==> flow/design.v <==
`timescale 1ns / 1ps
module SCALER_CLOCK_v2(
		input clk33_i,
		input rst_i,
		output khz_clk_o
    );
	localparam [15:0] MATCH = 33333;
	reg [15:0] counter;
	reg khz_clk;
	always @(posedge clk33_i) begin
		if (rst_i) begin
			counter <= {16{1'b0}};
			khz_clk <= 1'b0;
		end else begin
			if (khz_clk) counter <= {16{1'b0}};
			else counter <= counter + 1;
			khz_clk <= (counter == MATCH);
		end
	end
	assign khz_clk_o = khz_clk;
endmodule
`timescale 1ns / 1ps
module ANITA3_scaler(
		clk_i,
		rst_i,
		pps_i,
		count_i,
		scaler_o
    );
	parameter WIDTH = 8;
	parameter PRESCALE = 0;
	input clk_i;
	input rst_i;
	input pps_i;
	input count_i;
	output [WIDTH-1:0] scaler_o;
	reg [WIDTH+PRESCALE-1:0] counter;
	wire [WIDTH+PRESCALE:0] counter_plus_one = counter + 1;
	reg [WIDTH-1:0] scaler;
	always @(posedge clk_i) begin
		if (rst_i) begin
			counter <= {WIDTH+PRESCALE{1'b0}};
			scaler <= {WIDTH{1'b0}};
		end else begin
			if (pps_i) counter <= {WIDTH+PRESCALE{1'b0}};
			else if (count_i && !counter_plus_one[WIDTH+PRESCALE]) counter <= counter_plus_one;
			if (pps_i) scaler <= counter[PRESCALE +: WIDTH];
		end
	end
	assign scaler_o = scaler;
endmodule
`timescale 1ns / 1ps
module SCALER_TOPv2(
		input clk33_i,
		input rst_i,
		input [16:0] scal_i,
		input [4:0] scal_addr_i,
		input scal_rd_i,
		output [15:0] scal_dat_o,
		output [15:0] refpulse_cnt_o
    );
	wire update_scalers;
	SCALER_CLOCK_v2 u_clk(.clk33_i(clk33_i),
								 .rst_i(rst_i),
								 .khz_clk_o(update_scalers));
	wire [15:0] scaler_data_out[31:0];
	reg [1:0] ref_pulse_reg;
	reg [15:0] ref_pulse_counter;
	reg [15:0] ref_pulse_count;
	reg [15:0] gated_scaler;
	wire [15:0] ref_pulse_in = {16{scal_i[0]}};
	always @(posedge clk33_i) begin
		if (rst_i) begin
			gated_scaler <= {16{1'b0}};
			ref_pulse_reg <= {2{1'b0}};
			ref_pulse_counter <= {16{1'b0}};
			ref_pulse_count <= {16{1'b0}};
		end else begin
			gated_scaler <= ref_pulse_in & scal_i[16:1];
			ref_pulse_reg <= {ref_pulse_reg[0],scal_i[0]};
			if (update_scalers) ref_pulse_counter <= {16{1'b0}};
			else if (ref_pulse_reg[0] && !ref_pulse_reg[1]) ref_pulse_counter <= ref_pulse_counter + 1;
			if (update_scalers) ref_pulse_count <= ref_pulse_counter;
		end
	end
	generate
		genvar trig, ant;
		for (trig=0;trig<4;trig=trig+1) begin : L1
			ANITA3_scaler #(.WIDTH(16),.PRESCALE(0)) u_l1_scaler(.clk_i(clk33_i),
																				  .rst_i(rst_i),
																				  .pps_i(update_scalers),
																				  .count_i(scal_i[1+trig]),
																				  .scaler_o(scaler_data_out[12+trig]));
			ANITA3_scaler #(.WIDTH(16),.PRESCALE(0)) u_l1_mon_scaler(.clk_i(clk33_i),
																				  .rst_i(rst_i),
																				  .pps_i(update_scalers),
																				  .count_i(gated_scaler[trig]),
																				  .scaler_o(scaler_data_out[28+trig]));
		end
		for (ant=0;ant<12;ant=ant+1) begin : ANT
			ANITA3_scaler #(.WIDTH(16),.PRESCALE(0)) u_ant_scaler(.clk_i(clk33_i),
																					.rst_i(rst_i),
																					.pps_i(update_scalers),
																					.count_i(scal_i[5+ant]),
																					.scaler_o(scaler_data_out[ant]));
			ANITA3_scaler #(.WIDTH(16),.PRESCALE(0)) u_ant_mon_scaler(.clk_i(clk33_i),
																					.rst_i(rst_i),
																					.pps_i(update_scalers),
																					.count_i(gated_scaler[4+ant]),
																					.scaler_o(scaler_data_out[16+ant]));
		end
	endgenerate
	reg scaler_bank;
	reg [31:0] scaler_ram[63:0];
	reg [31:0] scaler_out;
	reg reading;
	reg updating;
	reg was_updating;
	reg maybe_reading_too_slow;
	reg [4:0] scaler_addr_count;
	wire [5:0] scaler_addr_count_plus_one = scaler_addr_count + 1;
	always @(posedge clk33_i) begin
		if (updating && !rst_i)
			scaler_ram[{scaler_bank,scaler_addr_count}] <= {ref_pulse_count,scaler_data_out[scaler_addr_count]};
		scaler_out <= scaler_ram[{!scaler_bank,scal_addr_i}];
	end
	always @(posedge clk33_i) begin	
		if (rst_i) begin
			scaler_bank <= 1'b0;
			reading <= 1'b0;
			updating <= 1'b0;
			was_updating <= 1'b0;
			maybe_reading_too_slow <= 1'b0;
			scaler_addr_count <= {5{1'b0}};
		end else begin
		if (update_scalers) updating <= 1;
		else if (scaler_addr_count_plus_one[5]) updating <= 0;
		if (updating) scaler_addr_count <= scaler_addr_count_plus_one;
		if ((scal_addr_i == {5{1'b0}}) && scal_rd_i)
			reading <= 1;
		else if ((scal_addr_i == {5{1'b1}}) && scal_rd_i) 
			reading <= 0;
		else if (update_scalers && maybe_reading_too_slow)
			reading <= 0;
		if (!reading) maybe_reading_too_slow <= 0;
		else if (update_scalers && reading) maybe_reading_too_slow <= 1;
		was_updating <= updating;
		if (!updating && was_updating && !reading) scaler_bank <= ~scaler_bank;		
		end
	end
	assign scal_dat_o = scaler_out[15:0];
	assign refpulse_cnt_o = scaler_out[31:16];
endmodule
* From RTL to reports: SCALER_TOPv2
The steps from the RTL of SCALER_TOPv2 to its reports follow in flow order.
Line numbers count from 1 in the design file above.
The mark - stands for no value.
- Design top :: SCALER_TOPv2
- Clock input :: clk33_i
- Standard-cell library :: sky130hd
- Library corner :: tt_025C_1v80

* Elaborated design
Counts by Yosys on the flattened word-level netlist (proc, flatten, opt, wreduce). Print and check cells are left out. Cells with the same type and inputs are merged into one.
Memory sizes are those after Yosys's memory passes, which may raise the word count (mostly to a power of two), join words into wider ones and drop unused or constant bits.
- $add $sub $neg :: 35
- Multipliers :: 0
- Divide/modulo/power cells :: 0
- Magnitude comparators :: 0
- Equality and inequality tests :: 33
- Shift-type cells :: 0
- Multiplexer cells :: 9
- Bitwise logic cells :: 3
- Reduce/logical cells :: 83
** Operators with widths (count)
- adder 16 x 1 -> 17 bit with constant B :: 32
- parallel mux 16 bit (select 32 bit) :: 1
- == test 5 bit with constant B :: 17
- logical AND 1 bit :: 40
- == test 5 x 4 -> 1 bit with constant B :: 8
- logical NOT 1 bit :: 37
- adder 16 x 1 -> 16 bit with constant B :: 2
- 2-to-1 mux 32 bit :: 1
- == test 5 x 3 -> 1 bit with constant B :: 4
- == test 16 bit with constant B :: 1
- bitwise AND 16 bit :: 1
- == test 5 x 2 -> 1 bit with constant B :: 2
- logical NOT 5 bit :: 2
- adder 5 x 1 -> 6 bit with constant B :: 1
- 2-to-1 mux 6 bit :: 1
- 2-to-1 mux 1 bit :: 6
- == test 5 x 1 -> 1 bit with constant B :: 1
- OR reduction 2 bit :: 2
- nonzero test 3 bit :: 1
- inverter 1 bit :: 2
- nonzero test 2 bit :: 1
- Register bits after elaboration :: 1101
- Latch bits :: 0
- RAM bits :: 2048
- Bits in read-only memories :: 0
- Word width x clocked read ports :: 32
- Memories kept :: 1
- Output and inout bits :: 32
- Word-level cells :: 240
** Memory list
- scaler_ram :: words 64, width 32, rd ports 1, write ports 1, RTL line 114 : reg [31:0] scaler_ram[63:0];

* Logic depth
Yosys ltp: most cells in a row. Word level: on the elaborated netlist, between registers, memories and ports. Mapped: between sequential cells and ports; inverters and the memories' decode and read muxes count.
- Depth after elaboration :: 4
- ABC_AREA :: 1
- Mapped depth :: 13
- Gate-level depth less buffers :: 12

* Mapped cells and area
Source: synth_stat.txt of the flow (Yosys; design flattened, memories mapped). It holds for the ABC_AREA given above (unset counts as 0); a run with the other value may have another netlist.
- Cells in the netlist :: 13946
- Mapped area :: 133090.1 um^2
- Sequential part of the area :: 84180.7 um^2
- Mapped flip-flops :: 3181
- Buffers :: 730
** Cells by type
- sky130_fd_sc_hd__edfxtp_1 :: count 2048, area in all 6.15E+04 um^2
- sky130_fd_sc_hd__dfxtp_1 :: count 1133, area in all 2.27E+04 um^2
- sky130_fd_sc_hd__nand2_1 :: count 3855, area in all 1.45E+04 um^2
- sky130_fd_sc_hd__nand3_1 :: count 2094, area in all 1.05E+04 um^2
- sky130_fd_sc_hd__inv_1 :: count 1024, area in all 3.84E+03 um^2
- sky130_fd_sc_hd__o22ai_1 :: count 486, area in all 3.04E+03 um^2
- sky130_fd_sc_hd__nor2_1 :: count 732, area in all 2.75E+03 um^2
- sky130_fd_sc_hd__o21ai_0 :: count 465, area in all 2.33E+03 um^2
- sky130_fd_sc_hd__a21oi_1 :: count 413, area in all 2.07E+03 um^2
- sky130_fd_sc_hd__xor2_1 :: count 236, area in all 2.07E+03 um^2
- sky130_fd_sc_hd__buf_2 :: count 355, area in all 1.78E+03 um^2
- sky130_fd_sc_hd__nor3_1 :: count 348, area in all 1741.67 um^2
- sky130_fd_sc_hd__clkbuf_1 :: count 288, area in all 1.08E+03 um^2
- sky130_fd_sc_hd__nand4_1 :: count 107, area in all 669.392 um^2
- sky130_fd_sc_hd__ha_1 :: count 41, area in all 512.992 um^2
- sky130_fd_sc_hd__buf_1 :: count 61, area in all 228.97 um^2
- sky130_fd_sc_hd__o211ai_1 :: count 30, area in all 225.216 um^2
- sky130_fd_sc_hd__a211oi_1 :: count 21, area in all 157.651 um^2
Not listed: further types 28, cells in them 209.

* Timing after synthesis
OpenSTA on the mapped netlist: ideal clock, no wires. The path of least setup slack (recovery checks aside). Input and output delay are each 20% of the period. Register names are those of the netlist, which keeps one name where synthesis merged equal registers.
- Path type :: input port to flip-flop
- Start point :: input rst_i
- End point :: memory scaler_ram[0][0]
- Period :: 10.0 ns
- External input delay :: 2.000 ns
- Launch time at the first pin :: 2.000 ns
- Data arrival time :: 4.085 ns
- Slack :: 5.494 ns
- Delay of the path :: 2.506 ns
- Stages on the path :: 4
- Period reached after synthesis :: 4.506 ns
"delay of the path" is the arrival time less input delay plus setup time.
"stages on the path" counts driving pins, that of a launching flip-flop among them; a cell with two outputs on the path counts twice.
"period reached after synthesis" = period - worst setup slack (recovery checks aside). The figure is calculated, with input and output delays left at 20% of the set period.
The rows between start and end are the longest chain of elaborated cells between them; the timing report does not say that the signal goes this way. Where chains are equally long, one stands for them.
Each line given opens the expression or statement behind the cell; cells for indexed reads and writes are added by Yosys, which also makes memories of some case tables.
Only ways into the end's enable, where the timed path ends, are counted here.
- Cells stage by stage :: sky130_fd_sc_hd__buf_2 -> sky130_fd_sc_hd__nor2_2 -> sky130_fd_sc_hd__nand4_1 -> sky130_fd_sc_hd__nor2_1
- Cells in the longest elaborated chain :: 3
- Elaborated cells on any way between the ends :: 4
- RTL lines with such cells :: 1
** RTL lines, path after synthesis
- from (decl) :: RTL line 55 : input rst_i,
- logical NOT 1 bit :: RTL line 123 : if (updating && !rst_i)
- logical AND 1 bit :: RTL line 123
- 2-to-1 mux 6 bit :: RTL line 123
- to (decl) :: RTL line 114 : reg [31:0] scaler_ram[63:0];

* Worst path after layout
Path of least setup slack in the final report of stored run 1 (OpenROAD, finished layout, wires in). Where an end is a register, its clock arrival counts in the times.
- Path type :: flip-flop to flip-flop
- Start point :: register scaler_addr_count[0]
- End point :: memory scaler_ram[10][6]
- Period :: 2.97 ns
- Launch time at the first pin :: 0.95 ns
- Data arrival time :: 3.51 ns
- Slack :: 0.17 ns
- Stages on the path :: 17
The rows between start and end are the longest chain of elaborated cells between them; the timing report does not say that the signal goes this way. Where chains are equally long, one stands for them.
Ways into the end's enable are left out, as the timed path ends at the data pin.
- Cells stage by stage :: sky130_fd_sc_hd__dfxtp_2 -> sky130_fd_sc_hd__inv_2 -> sky130_fd_sc_hd__buf_6 -> sky130_fd_sc_hd__ha_4 -> sky130_fd_sc_hd__inv_8 -> sky130_fd_sc_hd__nor2_4 -> sky130_fd_sc_hd__nand2_4 -> sky130_fd_sc_hd__buf_12 -> sky130_fd_sc_hd__buf_16 -> sky130_fd_sc_hd__buf_8 -> sky130_fd_sc_hd__o21ai_1 -> sky130_fd_sc_hd__nor2_4 -> sky130_fd_sc_hd__nand2_2 -> sky130_fd_sc_hd__nor2_4 -> sky130_fd_sc_hd__nand3_4 -> sky130_fd_sc_hd__buf_12 -> sky130_fd_sc_hd__buf_8
- Cells in the longest elaborated chain :: 3
- Elaborated cells on any way between the ends :: 34
- RTL lines with such cells :: 2
** RTL lines, path after layout
- from (decl) :: RTL line 120 : reg [4:0] scaler_addr_count;
- from (assign) :: RTL line 134 : scaler_addr_count <= {5{1'b0}};
- from (assign) :: RTL line 138 : if (updating) scaler_addr_count <= scaler_addr_count_plus_one;
- == test 5 bit :: RTL line 124 : scaler_ram[{scaler_bank,scaler_addr_count}] <= {ref_pulse_count,scaler_data_out[scaler_addr_count]};
- parallel mux 16 bit (select 32 bit) :: RTL line 124
- 2-to-1 mux 32 bit :: RTL line 123 : if (updating && !rst_i)
- to (decl) :: RTL line 114 : reg [31:0] scaler_ram[63:0];

==> runs of SCALER_TOPv2 <==
Module SCALER_TOPv2, platform sky130hd: 3 stored runs of the flow (Yosys, OpenROAD) with differing settings, in no particular order. Input and output delays are each 20% of the period that was set; the output load is 0.01 pF.
"period achieved" means the clock period less the worst setup slack. The figure is calculated, with input and output delays left at 20% of the set period.
By "worst setup path time" is meant the share of the clock period that the worst setup path is allowed (20% is reserved at inputs, 20% at outputs), minus its slack. Clock arrival times at its registers enter into it.
"power consumption": no workload was simulated; the value follows from the tool's default switching activity.

* Stored run 1
** Files
==> flow/run.sh <==
#!/bin/bash
# the make line also repeats the synthesis and layout settings of config.mk as NAME=value (left out here)
make -C /OpenROAD-flow-scripts/flow DESIGN_CONFIG=/design/flow/config.mk WORK_HOME=/design/flow/orfs CLKGATE_MAP_FILE= finish
==> flow/config.mk <==
export PLATFORM = sky130hd
export DESIGN_NAME = SCALER_TOPv2
export DESIGN_NICKNAME = SCALER_TOPv2
export VERILOG_FILES = /design/flow/design.v
export SDC_FILE = /design/flow/constraint.sdc
export NUM_CORES = 4
export LEC_CHECK = 0
export ABC_AREA = 1
export CAP_MARGIN = 20
export CELL_PAD_IN_SITES_GLOBAL_PLACEMENT = 3
export CORE_MARGIN = 5
export CORE_UTILIZATION = 40
export GPL_ROUTABILITY_DRIVEN = 1
export GPL_TIMING_DRIVEN = 1
export MAX_ROUTING_LAYER = met4
export MIN_ROUTING_LAYER = met2
export PLACE_DENSITY_LB_ADDON = 0.23
export SETUP_SLACK_MARGIN = 0.31
export SLEW_MARGIN = 20
export TNS_END_PERCENT = 50
==> flow/constraint.sdc <==
create_clock -name core_clock -period 2.97 [get_ports {clk33_i}]
set_input_delay 0.5940 -clock core_clock [delete_from_list [all_inputs] [get_ports {clk33_i}]]
set_output_delay 0.5940 -clock core_clock [all_outputs]
set_load 0.01 [all_outputs]
** Results
- Worst-case hold slack :: 0.262 ns
- Power consumption :: 97.173 mW
- Setup slack of the critical path :: 0.169 ns
- Period achieved :: 2.801 ns
- Total die area :: 344364.0 um^2
- Sum of negative setup slack :: 0.000 ns
- Worst setup path time :: 2.80 ns
- Class of the worst setup path :: flip-flop to flip-flop
- Std-cell area (final layout) :: 158712.0 um^2
- Synthesis area :: 133090.1 um^2
- Utilization after layout :: 48.0%

* Stored run 2
** Files
==> flow/run.sh <==
#!/bin/bash
# the make line also repeats the synthesis and layout settings of config.mk as NAME=value (left out here)
make -C /OpenROAD-flow-scripts/flow DESIGN_CONFIG=/design/flow/config.mk WORK_HOME=/design/flow/orfs CLKGATE_MAP_FILE= finish
==> flow/config.mk <==
export PLATFORM = sky130hd
export DESIGN_NAME = SCALER_TOPv2
export DESIGN_NICKNAME = SCALER_TOPv2
export VERILOG_FILES = /design/flow/design.v
export SDC_FILE = /design/flow/constraint.sdc
export NUM_CORES = 4
export LEC_CHECK = 0
export CAP_MARGIN = 20
export CORE_MARGIN = 2
export CORE_UTILIZATION = 36
export PLACE_DENSITY = 0.6
export SLEW_MARGIN = 20
==> flow/constraint.sdc <==
create_clock -name core_clock -period 5.34 [get_ports {clk33_i}]
set_input_delay 1.0680 -clock core_clock [delete_from_list [all_inputs] [get_ports {clk33_i}]]
set_output_delay 1.0680 -clock core_clock [all_outputs]
set_load 0.01 [all_outputs]
** Results
- Std-cell area (final layout) :: 147289.0 um^2
- Worst setup path time :: 4.66 ns
- Class of the worst setup path :: flip-flop to flip-flop
- Period achieved :: 4.662 ns
- Synthesis area :: 128683.4 um^2
- Setup slack of the critical path :: 0.678 ns
- Worst-case hold slack :: 0.458 ns
- Utilization after layout :: 41.4%
- Total die area :: 362254.0 um^2
- Power consumption :: 50.549 mW
- Sum of negative setup slack :: 0.000 ns

* Stored run 3
** Files
==> flow/run.sh <==
#!/bin/bash
# the make line also repeats the synthesis and layout settings of config.mk as NAME=value (left out here)
make -C /OpenROAD-flow-scripts/flow DESIGN_CONFIG=/design/flow/config.mk WORK_HOME=/design/flow/orfs CLKGATE_MAP_FILE= finish
==> flow/config.mk <==
export PLATFORM = sky130hd
export DESIGN_NAME = SCALER_TOPv2
export DESIGN_NICKNAME = SCALER_TOPv2
export VERILOG_FILES = /design/flow/design.v
export SDC_FILE = /design/flow/constraint.sdc
export NUM_CORES = 4
export LEC_CHECK = 0
export CAP_MARGIN = 25
export CELL_PAD_IN_SITES_DETAIL_PLACEMENT = 0
export CELL_PAD_IN_SITES_GLOBAL_PLACEMENT = 3
export CORE_ASPECT_RATIO = 1.52
export CORE_MARGIN = 10
export CORE_UTILIZATION = 23
export CTS_CLUSTER_SIZE = 67
export GPL_ROUTABILITY_DRIVEN = 0
export GPL_TIMING_DRIVEN = 1
export HOLD_SLACK_MARGIN = 0.02
export MAX_ROUTING_LAYER = met5
export MIN_ROUTING_LAYER = met1
export PLACE_DENSITY_LB_ADDON = 0.25
export SLEW_MARGIN = 20
export TNS_END_PERCENT = 50
==> flow/constraint.sdc <==
create_clock -name core_clock -period 3.81 [get_ports {clk33_i}]
set_input_delay 0.7620 -clock core_clock [delete_from_list [all_inputs] [get_ports {clk33_i}]]
set_output_delay 0.7620 -clock core_clock [all_outputs]
set_load 0.01 [all_outputs]
** Results
- Power consumption :: 72.352 mW
- Total die area :: 590467.0 um^2
- Utilization after layout :: 27.7%
- Period achieved :: 3.824 ns
- Synthesis area :: 128683.4 um^2
- Worst setup path time :: 3.82 ns
- Class of the worst setup path :: flip-flop to flip-flop
- Sum of negative setup slack :: -0.206 ns
- Setup slack of the critical path :: -0.014 ns
- Std-cell area (final layout) :: 154124.0 um^2
- Worst-case hold slack :: 0.435 ns
